==> flow/design.v <==
`timescale 1ns / 1ps
module clock(clk, reset, freq, clk_en);
	input clk;
	input reset;
	input [31:0] freq;
	output clk_en;
	reg clk_temp;
	reg [26:0] counter;
	wire [26:0]	cycles;
	assign clk_en = clk_temp;
	assign cycles = (100000000 / freq) - 1;
	always @ (posedge clk) begin
		if (reset) begin
			counter <= 0;
			clk_temp <= 0;
		end
		else begin
		counter <= counter + 1;
		if (counter == cycles) begin
			clk_temp <= 1;
			counter <= 0;
		end
		else
			clk_temp <= 0;
		end
	end
endmodule
`timescale 1ns / 1ps
module hvsync_generator(clk, reset, en, vga_h_sync, vga_v_sync, inDisplayArea, CounterX, CounterY);
input clk;
input reset;
input en;
output vga_h_sync, vga_v_sync;
output reg inDisplayArea;
output [9:0] CounterX;
output [9:0] CounterY;
reg [9:0] CountX;
reg [9:0] CountY;
assign CounterX = PixelX;
assign CounterY = PixelY;
reg [9:0] PixelX;
reg [9:0] PixelY;
parameter CountXmaxed = 799;  
parameter CountYmaxed = 524;  
parameter hpulse = 96; 	 
parameter vpulse = 2; 	 
parameter hbp = 144; 	 
parameter hfp = 784; 	 
parameter vbp = 35; 		 
parameter vfp = 515; 	 
always @(posedge clk)
	if (reset) begin
		CountX <= 0;
		CountY <= 0;
	end
	else if (en)
	if(CountX < CountXmaxed)
		CountX <= CountX + 1;
	else 	
	begin
		CountX <= 0;
		if (CountY < CountYmaxed)
			CountY <= CountY + 1;
		else
			CountY <= 0;
	end
assign vga_h_sync = (CountX < hpulse) ? 0:1;
assign vga_v_sync = (CountY < vpulse) ? 0:1;
always @(posedge clk)
	if (reset) begin
		inDisplayArea <= 0;
		PixelX <= 0;
		PixelY <= 0;
	end
	else if (en)
	if(CountX >= hbp && CountX < hfp && CountY >= vbp && CountY < vfp) begin
		inDisplayArea <= 1;
		PixelX <= CountX - hbp;
		PixelY <= CountY - vbp;
	end
	else begin
		inDisplayArea <= 0;
		PixelX <= 0;
		PixelY <= 0;
	end
endmodule
`timescale 1ns / 1ps
module pieces(encoding, PixelX, PixelY, display);
	input [41:0] encoding;
	input [9:0] PixelX;
	input [9:0] PixelY;
	output display;
	reg [5:0] coordinate;
	always @* begin
		coordinate <= ((PixelX-145) / 50) + 7 * ((PixelY-90) / 50);
	end
	assign display = encoding[coordinate];
endmodule
`timescale 1ns / 1ps
module finish(encoding, pos, done);
	input [41:0] encoding;
	input [5:0] pos;
	output reg done;
	always @* begin
		if (encoding[pos+1] && encoding[pos+2] && encoding[pos+3] && (pos%7 < 4))
			done <= 1;
		else if (encoding[pos-1] && encoding[pos+1] && encoding[pos+2] && (pos%7 < 5) && (pos%7 > 0))
			done <= 1;
		else if (encoding[pos-2] && encoding[pos-1] && encoding[pos+1] && (pos%7 < 6) && (pos%7 > 1))
			done <= 1;
		else if (encoding[pos-3] && encoding[pos-2] && encoding[pos-1] && (pos%7 > 2))
			done <= 1;
		else if (encoding[pos+7] && encoding[pos+14] && encoding[pos+21] && (pos < 21))
			done <= 1;
		else if (encoding[pos+8] && encoding[pos+16] && encoding[pos+24] && (pos%7 < 4) && (pos < 21))
			done <= 1;
		else if (encoding[pos-8] && encoding[pos+8] && encoding[pos+16] && (pos%7 < 5) && (pos%7 > 0) && (pos < 28) && (pos > 6))
			done <= 1;
		else if (encoding[pos-16] && encoding[pos-8] && encoding[pos+8] && (pos%7 < 6) && (pos%7 > 1) && (pos < 35) && (pos > 13))
			done <= 1;
		else if (encoding[pos-24] && encoding[pos-16] && encoding[pos-8] && (pos%7 > 2) && (pos > 20))
			done <= 1;
		else if (encoding[pos+6] && encoding[pos+12] && encoding[pos+18] && (pos%7 > 2) && (pos < 21))
			done <= 1;
		else if (encoding[pos-6] && encoding[pos+6] && encoding[pos+12] && (pos%7 > 1) && (pos%7 < 6) && (pos < 28) && (pos > 6))
			done <= 1;
		else if (encoding[pos-12] && encoding[pos-6] && encoding[pos+6] && (pos%7 > 0) && (pos%7 < 5) && (pos < 35) && (pos > 13))
			done <= 1;
		else if (encoding[pos-18] && encoding[pos-12] && encoding[pos-6] && (pos%7 < 4) && (pos > 20))
			done <= 1;
		else 
			done <= 0;
	end
endmodule
`timescale 1ns / 1ps
module vga(clk, rst, reset, btnL, btnR, btnD, vga_h_sync, vga_v_sync, vga_R, vga_G, vga_B);
	input clk, rst, reset, btnL, btnR, btnD;
	output vga_h_sync, vga_v_sync;
	output [2:0] vga_R;
	output [2:0] vga_G;
	output [1:0] vga_B;
	wire inDisplayArea;
	wire [9:0] PixelX;
	wire [9:0] PixelY;
	wire clk_px;
	wire rDisplay, yDisplay, rFinish, yFinish;
	clock clkpx (.clk(clk), .reset(rst), .freq(25000000), .clk_en(clk_px));
	hvsync_generator syncgen(.clk(clk), .reset(rst), .en(clk_px), .vga_h_sync(vga_h_sync), .vga_v_sync(vga_v_sync), 
	.inDisplayArea(inDisplayArea), .CounterX(PixelX), .CounterY(PixelY));
	reg [41:0] red;
	reg [41:0] ylw;
	reg [3:0] col;
	reg [2:0] columnA;
	reg [2:0] columnB;
	reg [2:0] columnC;
	reg [2:0] columnD;
	reg [2:0] columnE;
	reg [2:0] columnF;
	reg [2:0] columnG;
	reg player;
	reg [5:0] coordinate;
	reg [5:0] prev_coordinate;
	reg [2:0] height;
	reg winner;
	reg rw;
	reg yw;
	pieces redpieces (.encoding(red_q), .PixelX(PixelX), .PixelY(PixelY), .display(rDisplay));
	pieces ylwpieces (.encoding(ylw_q), .PixelX(PixelX), .PixelY(PixelY), .display(yDisplay));
	finish rwins (.encoding(red_q), .pos(coordinate_q), .done(rFinish));
	finish ywins (.encoding(ylw_q), .pos(coordinate_q), .done(yFinish));
	reg [2:0] vga_R;
	reg [2:0] vga_G;
	reg [1:0] vga_B;
	always @(posedge clk) begin
		if (rst) begin
			vga_R = 3'b000;
			vga_G = 3'b000;
			vga_B = 2'b00;
		end
		else if(inDisplayArea) begin
			if (PixelX > 145 && PixelX < 495 && PixelY > 40 && PixelY < 90 &&
				(PixelX - 145 > col_q * 50) && (PixelX - 145 < (col_q+1) * 50)) begin
				if (player_q) begin
					vga_R = 3'b111;
					vga_G = 3'b000;
					vga_B = 2'b00;
				end
				else begin
					vga_R = 3'b111;
					vga_G = 3'b111;
					vga_B = 2'b00;
				end
			end
			else if (PixelX >= 145 && PixelX <= 495 && PixelY >= 90 && PixelY <= 390) begin
				if ((PixelX-45) % 50 == 0 || (PixelY-40) %50 == 0) begin
					vga_R = 3'b000;
					vga_G = 3'b000;
					vga_B = 2'b00;
				end
				else if (rDisplay) begin
					vga_R = 3'b111;
					vga_G = 3'b000;
					vga_B = 2'b00;
				end
				else if (yDisplay) begin
					vga_R = 3'b111;
					vga_G = 3'b111;
					vga_B = 2'b00;
				end
				else begin
					vga_R = 3'b000;
					vga_G = 3'b111;
					vga_B = 2'b11;
				end
			end
			else begin
				if (PixelX > 545 && PixelX < 595 && PixelY > 340 && PixelY < 390)
					if (rw_q) begin
						vga_R = 3'b111;
						vga_G = 3'b000;
						vga_B = 2'b00;
					end
					else if (yw_q) begin
						vga_R = 3'b111;
						vga_G = 3'b111;
						vga_B = 2'b00;
					end
					else begin
						vga_R = 3'b000;
						vga_G = 3'b111;
						vga_B = 2'b00;
					end
				else begin
					vga_R = 3'b111;
					vga_G = 3'b111;
					vga_B = 2'b11;
				end
			end
		end
		else begin
			vga_R = 3'b000;
			vga_G = 3'b000;
			vga_B = 2'b00;
		end
	end
	localparam DIV_BITS = 6;
	wire [DIV_BITS:0] clk_dv_inc;
	reg [DIV_BITS-1:0]  clk_dv;
   reg         clk_en;
   reg         clk_en_d;
   assign clk_dv_inc = clk_dv + 1;
   always @ (posedge clk) begin
		if (rst) begin
			clk_dv   <= 0;
			clk_en   <= 0;
			clk_en_d <= 0;
		end
		else begin
			clk_dv   <= clk_dv_inc[DIV_BITS-1:0];
			clk_en   <= clk_dv_inc[DIV_BITS];
			clk_en_d <= clk_en;
		end
	end
	reg [3:0]   step_reset;
	reg [3:0]	step_left;
	reg [3:0]	step_right;
	reg [3:0]	step_down;
   always @ (posedge clk)
		if (rst)
		begin
			step_reset <= 4'b0;
			step_left  <= 4'b0;
			step_right <= 4'b0;
			step_down  <= 4'b0;
		end
		else if (clk_en)
		begin
			step_reset[3:0]  <= {reset, step_reset[3:1]};
			step_left[3:0]  <= {btnL, step_left[3:1]};
			step_right[3:0]  <= {btnR, step_right[3:1]};
			step_down[3:0]  <= {btnD, step_down[3:1]};
		end
	reg [41:0] red_q;
	reg [41:0] ylw_q;
	reg [3:0] col_q;
	reg player_q;
	reg [5:0] coordinate_q;
	reg rw_q;
	reg yw_q;
	always @ (posedge clk) begin
		red = red_q;
		ylw = ylw_q;
		col = col_q;
		player = player_q;
		coordinate = coordinate_q;
		rw = rw_q;
		yw = yw_q;
		if (rst) begin
			red = 42'b0000111_0000000_0000000_0000000_0000000_0000000;
			ylw = 42'b0000000_0000111_0000000_0000000_0000000_0000000;
			col = 3;
			columnA = 2;
			columnB = 2;
			columnC = 2;
			columnD = 0;
			columnE = 0;
			columnF = 0;
			columnG = 0;
			player = 1;
			winner = 0;
			coordinate = 0;
			rw = 0;
			yw = 0;
		end
		else if(~step_reset[0] & step_reset[1] & step_reset[2] & clk_en_d) begin
			red = 42'b0;
			ylw = 42'b0;
			col = 3;
			columnA = 0;
			columnB = 0;
			columnC = 0;
			columnD = 0;
			columnE = 0;
			columnF = 0;
			columnG = 0;
			player = 1;
			winner = 0;
			coordinate = 0;
			rw = 0;
			yw = 0;
		end
		else if(~step_left[0] & step_left[1] & step_left[2] & clk_en_d) begin
			if (col == 0)
				col = 0;
			else
				col = col - 1;
		end
		else if(~step_right[0] & step_right[1] & step_right[2] & clk_en_d) begin
			if (col == 6)
				col = 6;
			else
				col = col + 1;
		end
		else if(~step_down[0] & step_down[1] & step_down[2] & clk_en_d) begin
			case (col)
				0 : height = columnA;
				1 : height = columnB;
				2 : height = columnC;
				3 : height = columnD;
				4 : height = columnE;
				5 : height = columnF;
				6 : height = columnG;
				default : height = 0;
			endcase
			if (height == 6)
				;
			else begin
				coordinate = col + 7*(5-height);
				if (player) begin
					red[coordinate] = 1;
				end
				else begin
					ylw[coordinate] = 1;
				end
				player = ~player;
				case (col)
					0 : columnA = height + 1;
					1 : columnB = height + 1;
					2 : columnC = height + 1;
					3 : columnD = height + 1;
					4 : columnE = height + 1;
					5 : columnF = height + 1;
					6 : columnG = height + 1;
					default : ;
				endcase
			end
			if (~winner) 
				if(rFinish && player) begin
					rw = 1;
					winner =1;
				end
				else if (yFinish && ~player) begin
					yw = 1;
					winner =1;
				end
		end
		red_q <= red;
		ylw_q <= ylw;
		col_q <= col;
		player_q <= player;
		coordinate_q <= coordinate;
		rw_q <= rw;
		yw_q <= yw;
	end
endmodule
==> reports on vga <==
# From RTL to reports: vga

Each step is given for the RTL above and for the edited RTL.
"unedited" refers to lines of the RTL above, "edited" to lines of the edited file.
"change": "edited" minus "unedited" as printed here.
Operators carry their Yosys type and port widths (W data, S select, Z words).
Cell names lack the library's common part.
The mark n/a stands for no value.

Top module: vga
Clock input: clk
Standard-cell library: sky130hd
Library corner: tt_025C_1v80

# The edit

The edit as a unified diff against the file above.
This change comes from a script, not from a designer. The edited design behaves differently; no optimisation was intended.

```diff
@@ -166,5 +166,8 @@
 	reg yw;
 	pieces redpieces (.encoding(red_q), .PixelX(PixelX), .PixelY(PixelY), .display(rDisplay));
-	pieces ylwpieces (.encoding(ylw_q), .PixelX(PixelX), .PixelY(PixelY), .display(yDisplay));
+	wire yDisplay_a, yDisplay_b;
+	pieces ylwpieces (.encoding(ylw_q), .PixelX(PixelX), .PixelY(PixelY), .display(yDisplay_a));
+	pieces ylwpieces_twin (.encoding(ylw_q), .PixelX(PixelX), .PixelY(~PixelY), .display(yDisplay_b));
+	assign yDisplay = yDisplay_a ^ yDisplay_b;
 	finish rwins (.encoding(red_q), .pos(coordinate_q), .done(rFinish));
 	finish ywins (.encoding(ylw_q), .pos(coordinate_q), .done(yFinish));
```

# Word level

Yosys after proc, flatten, opt, wreduce and memory -nomap, before mapping. Memory bits, and registers merged into a memory's read port (data or address), are not among the register bits. Print and check cells are not counted. Equal cells are merged and count once.

Bit counts:

| what                        | unedited | edited | change |
| flip-flop bits (word level) | 220      | 220    | 0 |
| bits of input ports         | 6        | 6      | 0 |
| output and inout bits       | 10       | 10     | 0 |
| cells after elaboration     | 471      | 478    | +7 |

Cells by class:

| what                          | unedited | edited | change |
| $add $sub $neg                | 38       | 40     | +2 |
| multipliers                   | 4        | 5      | +1 |
| div/mod/pow operators         | 5        | 6      | +1 |
| order comparisons             | 34       | 34     | 0 |
| equality and inequality tests | 12       | 12     | 0 |
| shift-type cells              | 45       | 46     | +1 |
| mux-type cells                | 103      | 103    | 0 |
| bitwise gates (word level)    | 30       | 32     | +2 |
| reduce/logical cells          | 163      | 163    | 0 |

Operator list:

| operator                | unedited | edited | change |
| $div A32 B6 Y32 const B | 2        | 3      | +1 |
| $shiftx A42 B6 Y1       | 2        | 3      | +1 |
| $add A6 B6 Y6           | 1        | 2      | +1 |
| $mul A3 B32 Y6 const A  | 1        | 2      | +1 |
| $sub A10 B7 Y11 const B | 1        | 2      | +1 |
| $not A10 Y10            | 0        | 1      | +1 |
| $xor A1 B1 Y1           | 0        | 1      | +1 |

Unchanged operator kinds not shown: 84.

# Logic depth

Depth = most cells in a row (Yosys ltp): at word level without a register or memory, in the mapped netlist without a sequential cell, where the memories' decode and read muxes count.

Logic depth:

| what                  | unedited | edited | change |
| word-level depth      | 24       | 24     | 0 |
| ABC_AREA              | 0        | 0      | n/a |
| depth in mapped cells | 40       | 40     | 0 |

# Mapped cells and area

Yosys stat after the flow's synthesis: flattened, memories mapped to cells. It holds for the ABC_AREA given above (unset counts as 0); a run with the other value may have another netlist.

Cell types:

| type      | unedited | edited | change |
| nor2_1    | 344      | 381    | +37 |
| nand2_1   | 233      | 262    | +29 |
| nand3_1   | 63       | 92     | +29 |
| mux4_2    | 136      | 155    | +19 |
| inv_1     | 92       | 105    | +13 |
| mux2_2    | 40       | 27     | -13 |
| o21ai_0   | 162      | 174    | +12 |
| nor3_1    | 63       | 74     | +11 |
| nor4_1    | 11       | 22     | +11 |
| ha_1      | 135      | 144    | +9 |
| xnor2_1   | 96       | 105    | +9 |
| clkbuf_1  | 117      | 125    | +8 |
| o2111ai_1 | 7        | 15     | +8 |
| or3_1     | 24       | 31     | +7 |
| fa_1      | 12       | 19     | +7 |
| buf_1     | 22       | 28     | +6 |
| o311ai_0  | 2        | 8      | +6 |
| a21boi_0  | 1        | 7      | +6 |

Unchanged cell types not shown: 14.
Not every row of either side is listed.

Synthesis totals:

| what                           | unedited  | edited    | change |
| cells in the netlist           | 2813      | 3105      | +292 |
| synthesis area (mm²)           | 0.0231284 | 0.0253043 | +0.0021759 |
| area of sequential cells (mm²) | 0.0043041 | 0.0043041 | 0.0000000 |
| flip-flops                     | 215       | 215       | 0 |
| buffer cells                   | 170       | 186       | +16 |

The figures by module come from a second, unflattened synthesis with its own total; it is not the netlist above.

Second synthesis, totals:

| what                                          | unedited | edited    | change |
| cell total of the unflattened synthesis       | 8570     | 8911      | +341 |
| area total of the unflattened synthesis (mm²) | 0.063058 | 0.0656955 | +0.0026375 |

Rows give one instance, submodules left out.

By module, unedited:

| module           | times used | cells | area (mm²) | sequential area (mm²) |
| clock            | 1          | 5049  | 0.0333207  | 0.0005605 |
| finish           | 2          | 615   | 0.0056717  | 0 |
| vga              | 1          | 1246  | 0.0101485  | 0.0029228 |
| pieces           | 2          | 398   | 0.0030342  | 0 |
| hvsync_generator | 1          | 249   | 0.0021771  | 0.0008208 |

By module, edited:

| module           | times used | cells | area (mm²) | sequential area (mm²) |
| clock            | 1          | 5049  | 0.0333207  | 0.0005605 |
| finish           | 2          | 615   | 0.0056717  | 0 |
| vga              | 1          | 1189  | 0.0097519  | 0.0029228 |
| pieces           | 3          | 398   | 0.0030342  | 0 |
| hvsync_generator | 1          | 249   | 0.0021771  | 0.0008208 |

# Timing after synthesis

OpenSTA on the mapped netlist: ideal clock, no wires. The path of least setup slack (recovery checks aside). Input and output delay are each 20% of the period. Register names are those of the netlist, which keeps one name where synthesis merged equal registers.

Timing post-synthesis:

| what                                | unedited                   | edited                     | change |
| path kind                           | register -> register       | register -> register       | n/a |
| start                               | register syncgen.PixelY[2] | register syncgen.PixelY[1] | n/a |
| end                                 | register vga_B[0]          | register vga_B[0]          | n/a |
| period (ps)                         | 10000                      | 10000                      | 0 |
| setup time (ps)                     | 79                         | 75                         | -4 |
| arrival time (ps)                   | 8141                       | 8662                       | +521 |
| data required time (ps)             | 9921                       | 9925                       | +4 |
| path slack (ps)                     | 1780                       | 1264                       | -516 |
| delay of the path (ps)              | 8220                       | 8737                       | +517 |
| stages on the path                  | 31                         | 35                         | +4 |
| buffers on the path                 | 1                          | 4                          | +3 |
| period reached after synthesis (ps) | 8220                       | 8736                       | +516 |

"delay of the path" is the arrival time less input delay plus setup time.
"stages on the path" counts driving pins, that of a launching flip-flop among them; a cell with two outputs on the path counts twice.
"period reached after synthesis" is the clock period less the worst setup slack; recovery checks do not enter. This is arithmetic on one report: input and output delays are still those of the set period (20% each).
Between the ends stands the longest chain of elaborated cells between them, by number of cells; it is not shown to be the way that was timed. Of several equally long chains one is given.
A line is the first line of the expression or statement that the cell stems from. Yosys adds cells for indexed reads and writes and turns some case tables into memories.
A register here has more assigning lines than the two given.

On the way, post-synthesis, unedited:
Path through: dfxtp_1 clkbuf_1 inv_1 ha_1 nor2b_1 o21ai_1 xor2_1 xnor2_1 a31oi_1 maj3_1 o221ai_1 a31oi_1 a211oi_2 a31oi_1 xnor2_1 nand2_1 o21ba_2 xnor2_1 and3_1 o31a_1 fa_1 fa_1 fa_1 xor2_1 mux4_2 o21ai_0 o22ai_1 a211oi_1 and2_1 o211ai_1 a211oi_2
Cells in the longest elaborated chain: 9
Elaborated cells on any way between the ends: 30
Source lines of those cells: 8
Those cells by class: 3 x add/sub; 1 x mul; 2 x div; 6 x compare; 2 x shift; 5 x mux; 11 x reduce/logical

Ends and longest elaborated chain, post-synthesis, unedited:

| what               | line | text |
| start: declaration | 42   | `reg [9:0] PixelY;` |
| start: assignment  | 73   | `PixelY <= 0;` |
| start: assignment  | 79   | `PixelY <= CountY - vbp;` |
| $sub A10 B7 Y11    | 95   | `coordinate <= ((PixelX-145) / 50) + 7 * ((PixelY-90) / 50);` |
| $div A32 B6 Y32    | 95   |  |
| $mul A3 B32 Y6     | 95   |  |
| $add A6 B6 Y6      | 95   |  |
| $shiftx A42 B6 Y1  | 97   | `assign display = encoding[coordinate];` |
| $mux W2            | 205  | `else if (yDisplay) begin` |
| $mux W2            | 200  | `else if (rDisplay) begin` |
| $mux W2            | 195  | `if ((PixelX-45) % 50 == 0 \|\| (PixelY-40) %50 == 0) begin` |
| $mux W2            | 194  | `else if (PixelX >= 145 && PixelX <= 495 && PixelY >= 90 && PixelY <= 390) begin` |
| end: assignment    | 191  | `vga_B = 2'b00;` |
| end: assignment    | 198  | `vga_B = 2'b00;` |
| end: declaration   | 141  | `output [1:0] vga_B;` |

On the way, post-synthesis, edited:
Path through: dfxtp_1 buf_2 clkbuf_1 inv_1 ha_1 nand2b_1 clkbuf_1 nor3_2 and4b_4 o21a_1 nor2_1 a311o_1 o21a_1 o31a_1 buf_4 xnor2_1 and3_4 or4b_4 and3b_1 or3_1 a211oi_2 nor2_1 o211a_1 fa_1 fa_1 fa_1 xor2_1 mux4_2 mux2i_1 nor2_1 a31oi_1 xor2_1 nor2_1 or4b_1 o22ai_1
Cells in the longest elaborated chain: 11
Elaborated cells on any way between the ends: 37
Source lines of those cells: 10
Those cells by class: 5 x add/sub; 2 x mul; 3 x div; 6 x compare; 3 x shift; 5 x mux; 2 x logic; 11 x reduce/logical

Ends and longest elaborated chain, post-synthesis, edited:

| what               | line | text |
| start: declaration | 42   | `reg [9:0] PixelY;` |
| start: assignment  | 73   | `PixelY <= 0;` |
| start: assignment  | 79   | `PixelY <= CountY - vbp;` |
| $not A10 Y10       | 170  | `pieces ylwpieces_twin (.encoding(ylw_q), .PixelX(PixelX), .PixelY(~PixelY), .display(yDisplay_b));` |
| $sub A10 B7 Y11    | 95   | `coordinate <= ((PixelX-145) / 50) + 7 * ((PixelY-90) / 50);` |
| $div A32 B6 Y32    | 95   |  |
| $mul A3 B32 Y6     | 95   |  |
| $add A6 B6 Y6      | 95   |  |
| $shiftx A42 B6 Y1  | 97   | `assign display = encoding[coordinate];` |
| $xor A1 B1 Y1      | 171  | `assign yDisplay = yDisplay_a ^ yDisplay_b;` |
| $mux W2            | 208  | `else if (yDisplay) begin` |
| $mux W2            | 203  | `else if (rDisplay) begin` |
| $mux W2            | 198  | `if ((PixelX-45) % 50 == 0 \|\| (PixelY-40) %50 == 0) begin` |
| $mux W2            | 197  | `else if (PixelX >= 145 && PixelX <= 495 && PixelY >= 90 && PixelY <= 390) begin` |
| end: assignment    | 194  | `vga_B = 2'b00;` |
| end: assignment    | 201  | `vga_B = 2'b00;` |
| end: declaration   | 141  | `output [1:0] vga_B;` |

# Path in the finished layout

From the final timing report of the runs of set A: the path of least setup slack in the routed layout; clock arrival at registers is part of the times.
The report prints the path's times to 10 ps; the period is as set.

Timing after layout:

| what                    | unedited                   | edited                     | change |
| path kind               | register -> register       | register -> register       | n/a |
| start                   | register syncgen.PixelY[1] | register syncgen.PixelY[4] | n/a |
| end                     | register vga_B[0]          | register vga_B[0]          | n/a |
| period (ps)             | 9520                       | 9520                       | 0 |
| setup time (ps)         | 70                         | 70                         | 0 |
| arrival time (ps)       | 9350                       | 9620                       | +270 |
| data required time (ps) | 9990                       | 9990                       | 0 |
| path slack (ps)         | 640                        | 370                        | -270 |
| stages on the path      | 32                         | 38                         | +6 |
| buffers on the path     | 2                          | 3                          | +1 |

Between the ends stands the longest chain of elaborated cells between them, by number of cells; it is not shown to be the way that was timed. Of several equally long chains one is given.
A register here has more assigning lines than the two given.

On the way, after layout, unedited:
Path through: dfxtp_1 inv_1 ha_1 nor2b_1 o21ai_1 xor2_1 xnor2_1 a31oi_1 maj3_1 o221ai_1 a31oi_1 a211oi_2 buf_4 a31oi_1 xnor2_1 nand2_1 o21ba_2 xnor2_1 and3_1 o31a_1 fa_1 fa_1 fa_1 xor2_1 buf_4 mux4_2 mux2i_1 nor2_1 a211oi_1 and2_1 o211ai_1 a211oi_2
Cells in the longest elaborated chain: 9
Elaborated cells on any way between the ends: 30
Source lines of those cells: 8
Those cells by class: 3 x add/sub; 1 x mul; 2 x div; 6 x compare; 2 x shift; 5 x mux; 11 x reduce/logical

Ends and longest elaborated chain, after layout, unedited:

| what               | line | text |
| start: declaration | 42   | `reg [9:0] PixelY;` |
| start: assignment  | 73   | `PixelY <= 0;` |
| start: assignment  | 79   | `PixelY <= CountY - vbp;` |
| $sub A10 B7 Y11    | 95   | `coordinate <= ((PixelX-145) / 50) + 7 * ((PixelY-90) / 50);` |
| $div A32 B6 Y32    | 95   |  |
| $mul A3 B32 Y6     | 95   |  |
| $add A6 B6 Y6      | 95   |  |
| $shiftx A42 B6 Y1  | 97   | `assign display = encoding[coordinate];` |
| $mux W2            | 205  | `else if (yDisplay) begin` |
| $mux W2            | 200  | `else if (rDisplay) begin` |
| $mux W2            | 195  | `if ((PixelX-45) % 50 == 0 \|\| (PixelY-40) %50 == 0) begin` |
| $mux W2            | 194  | `else if (PixelX >= 145 && PixelX <= 495 && PixelY >= 90 && PixelY <= 390) begin` |
| end: assignment    | 191  | `vga_B = 2'b00;` |
| end: assignment    | 198  | `vga_B = 2'b00;` |
| end: declaration   | 141  | `output [1:0] vga_B;` |

On the way, after layout, edited:
Path through: dfxtp_1 buf_4 clkinv_1 ha_1 buf_4 nor2b_4 xnor2_2 and4b_4 o31ai_4 nand2_2 a311o_1 o21a_1 o31a_1 buf_4 xnor2_1 and3_4 or4b_4 and3b_1 [2 not listed] nor2_1 o211a_1 fa_1 fa_1 fa_1 inv_1 a21o_1 a21oi_1 xnor2_1 xnor2_1 xnor2_1 mux2i_1 nor2_1 a31oi_1 xor2_1 nor2_1 or4b_1 o22ai_1
Cells in the longest elaborated chain: 11
Elaborated cells on any way between the ends: 37
Source lines of those cells: 10
Those cells by class: 5 x add/sub; 2 x mul; 3 x div; 6 x compare; 3 x shift; 5 x mux; 2 x logic; 11 x reduce/logical

Ends and longest elaborated chain, after layout, edited:

| what               | line | text |
| start: declaration | 42   | `reg [9:0] PixelY;` |
| start: assignment  | 73   | `PixelY <= 0;` |
| start: assignment  | 79   | `PixelY <= CountY - vbp;` |
| $not A10 Y10       | 170  | `pieces ylwpieces_twin (.encoding(ylw_q), .PixelX(PixelX), .PixelY(~PixelY), .display(yDisplay_b));` |
| $sub A10 B7 Y11    | 95   | `coordinate <= ((PixelX-145) / 50) + 7 * ((PixelY-90) / 50);` |
| $div A32 B6 Y32    | 95   |  |
| $mul A3 B32 Y6     | 95   |  |
| $add A6 B6 Y6      | 95   |  |
| $shiftx A42 B6 Y1  | 97   | `assign display = encoding[coordinate];` |
| $xor A1 B1 Y1      | 171  | `assign yDisplay = yDisplay_a ^ yDisplay_b;` |
| $mux W2            | 208  | `else if (yDisplay) begin` |
| $mux W2            | 203  | `else if (rDisplay) begin` |
| $mux W2            | 198  | `if ((PixelX-45) % 50 == 0 \|\| (PixelY-40) %50 == 0) begin` |
| $mux W2            | 197  | `else if (PixelX >= 145 && PixelX <= 495 && PixelY >= 90 && PixelY <= 390) begin` |
| end: assignment    | 194  | `vga_B = 2'b00;` |
| end: assignment    | 201  | `vga_B = 2'b00;` |
| end: declaration   | 141  | `output [1:0] vga_B;` |

# Measured runs

Runs of the flow (Yosys, OpenROAD) on both versions; the two runs of a pair have the same settings. The constraints put input and output delay at 20% of the set period each and load the outputs with 0.01 pF.

Flow settings, set A:
CORE_UTILIZATION: 40
period_ns: 9.52
CAP_MARGIN: 20
CORE_MARGIN: 2
SLEW_MARGIN: 20

Final reports, set A:

| what                                  | unedited  | edited    | change |
| synthesis area (mm²)                  | 0.0231284 | 0.0253043 | +0.0021759 |
| area of the die (mm²)                 | 0.0597607 | 0.0652879 | +0.0055272 |
| standard-cell area after layout (mm²) | 0.02479   | 0.027096  | +0.002306 |
| post-layout utilization               | 0.431     | 0.431     | 0.000 |
| worst setup slack after layout (ps)   | 639       | 371       | -268 |
| setup TNS (ps)                        | 0         | 0         | 0 |
| lowest hold slack (ps)                | 444       | 435       | -9 |
| total power after layout (uW)         | 2039      | 1908      | -131 |
| clock period achieved (ps)            | 8881      | 9149      | +268 |

Flow settings, set B:
ABC_AREA: 1
CAP_MARGIN: 35
CELL_PAD_IN_SITES_GLOBAL_PLACEMENT: 1
CORE_ASPECT_RATIO: 1.74
CORE_UTILIZATION: 50
SETUP_SLACK_MARGIN: 1.13
SLEW_MARGIN: 35
period_ns: 5.33
CORE_MARGIN: 2

Final reports, set B:

| what                                  | unedited  | edited    | change |
| synthesis area (mm²)                  | 0.0224565 | 0.0240205 | +0.0015640 |
| area of the die (mm²)                 | 0.0466893 | 0.0498773 | +0.0031880 |
| standard-cell area after layout (mm²) | 0.0287601 | 0.031504  | +0.0027439 |
| post-layout utilization               | 0.648     | 0.66      | +0.012 |
| worst setup slack after layout (ps)   | -1350     | -1816     | -466 |
| setup TNS (ps)                        | -3924     | -5281     | -1357 |
| lowest hold slack (ps)                | 445       | 461       | +16 |
| total power after layout (uW)         | 3229      | 3214      | -15 |
| clock period achieved (ps)            | 6680      | 7146      | +466 |

"clock period achieved" is the run's clock period less its worst setup slack. It is reckoned from that one timing run; input and output delays stay at 20% of the period that was set.
"total power after layout" is the tool's figure for a default switching activity; nothing was simulated.
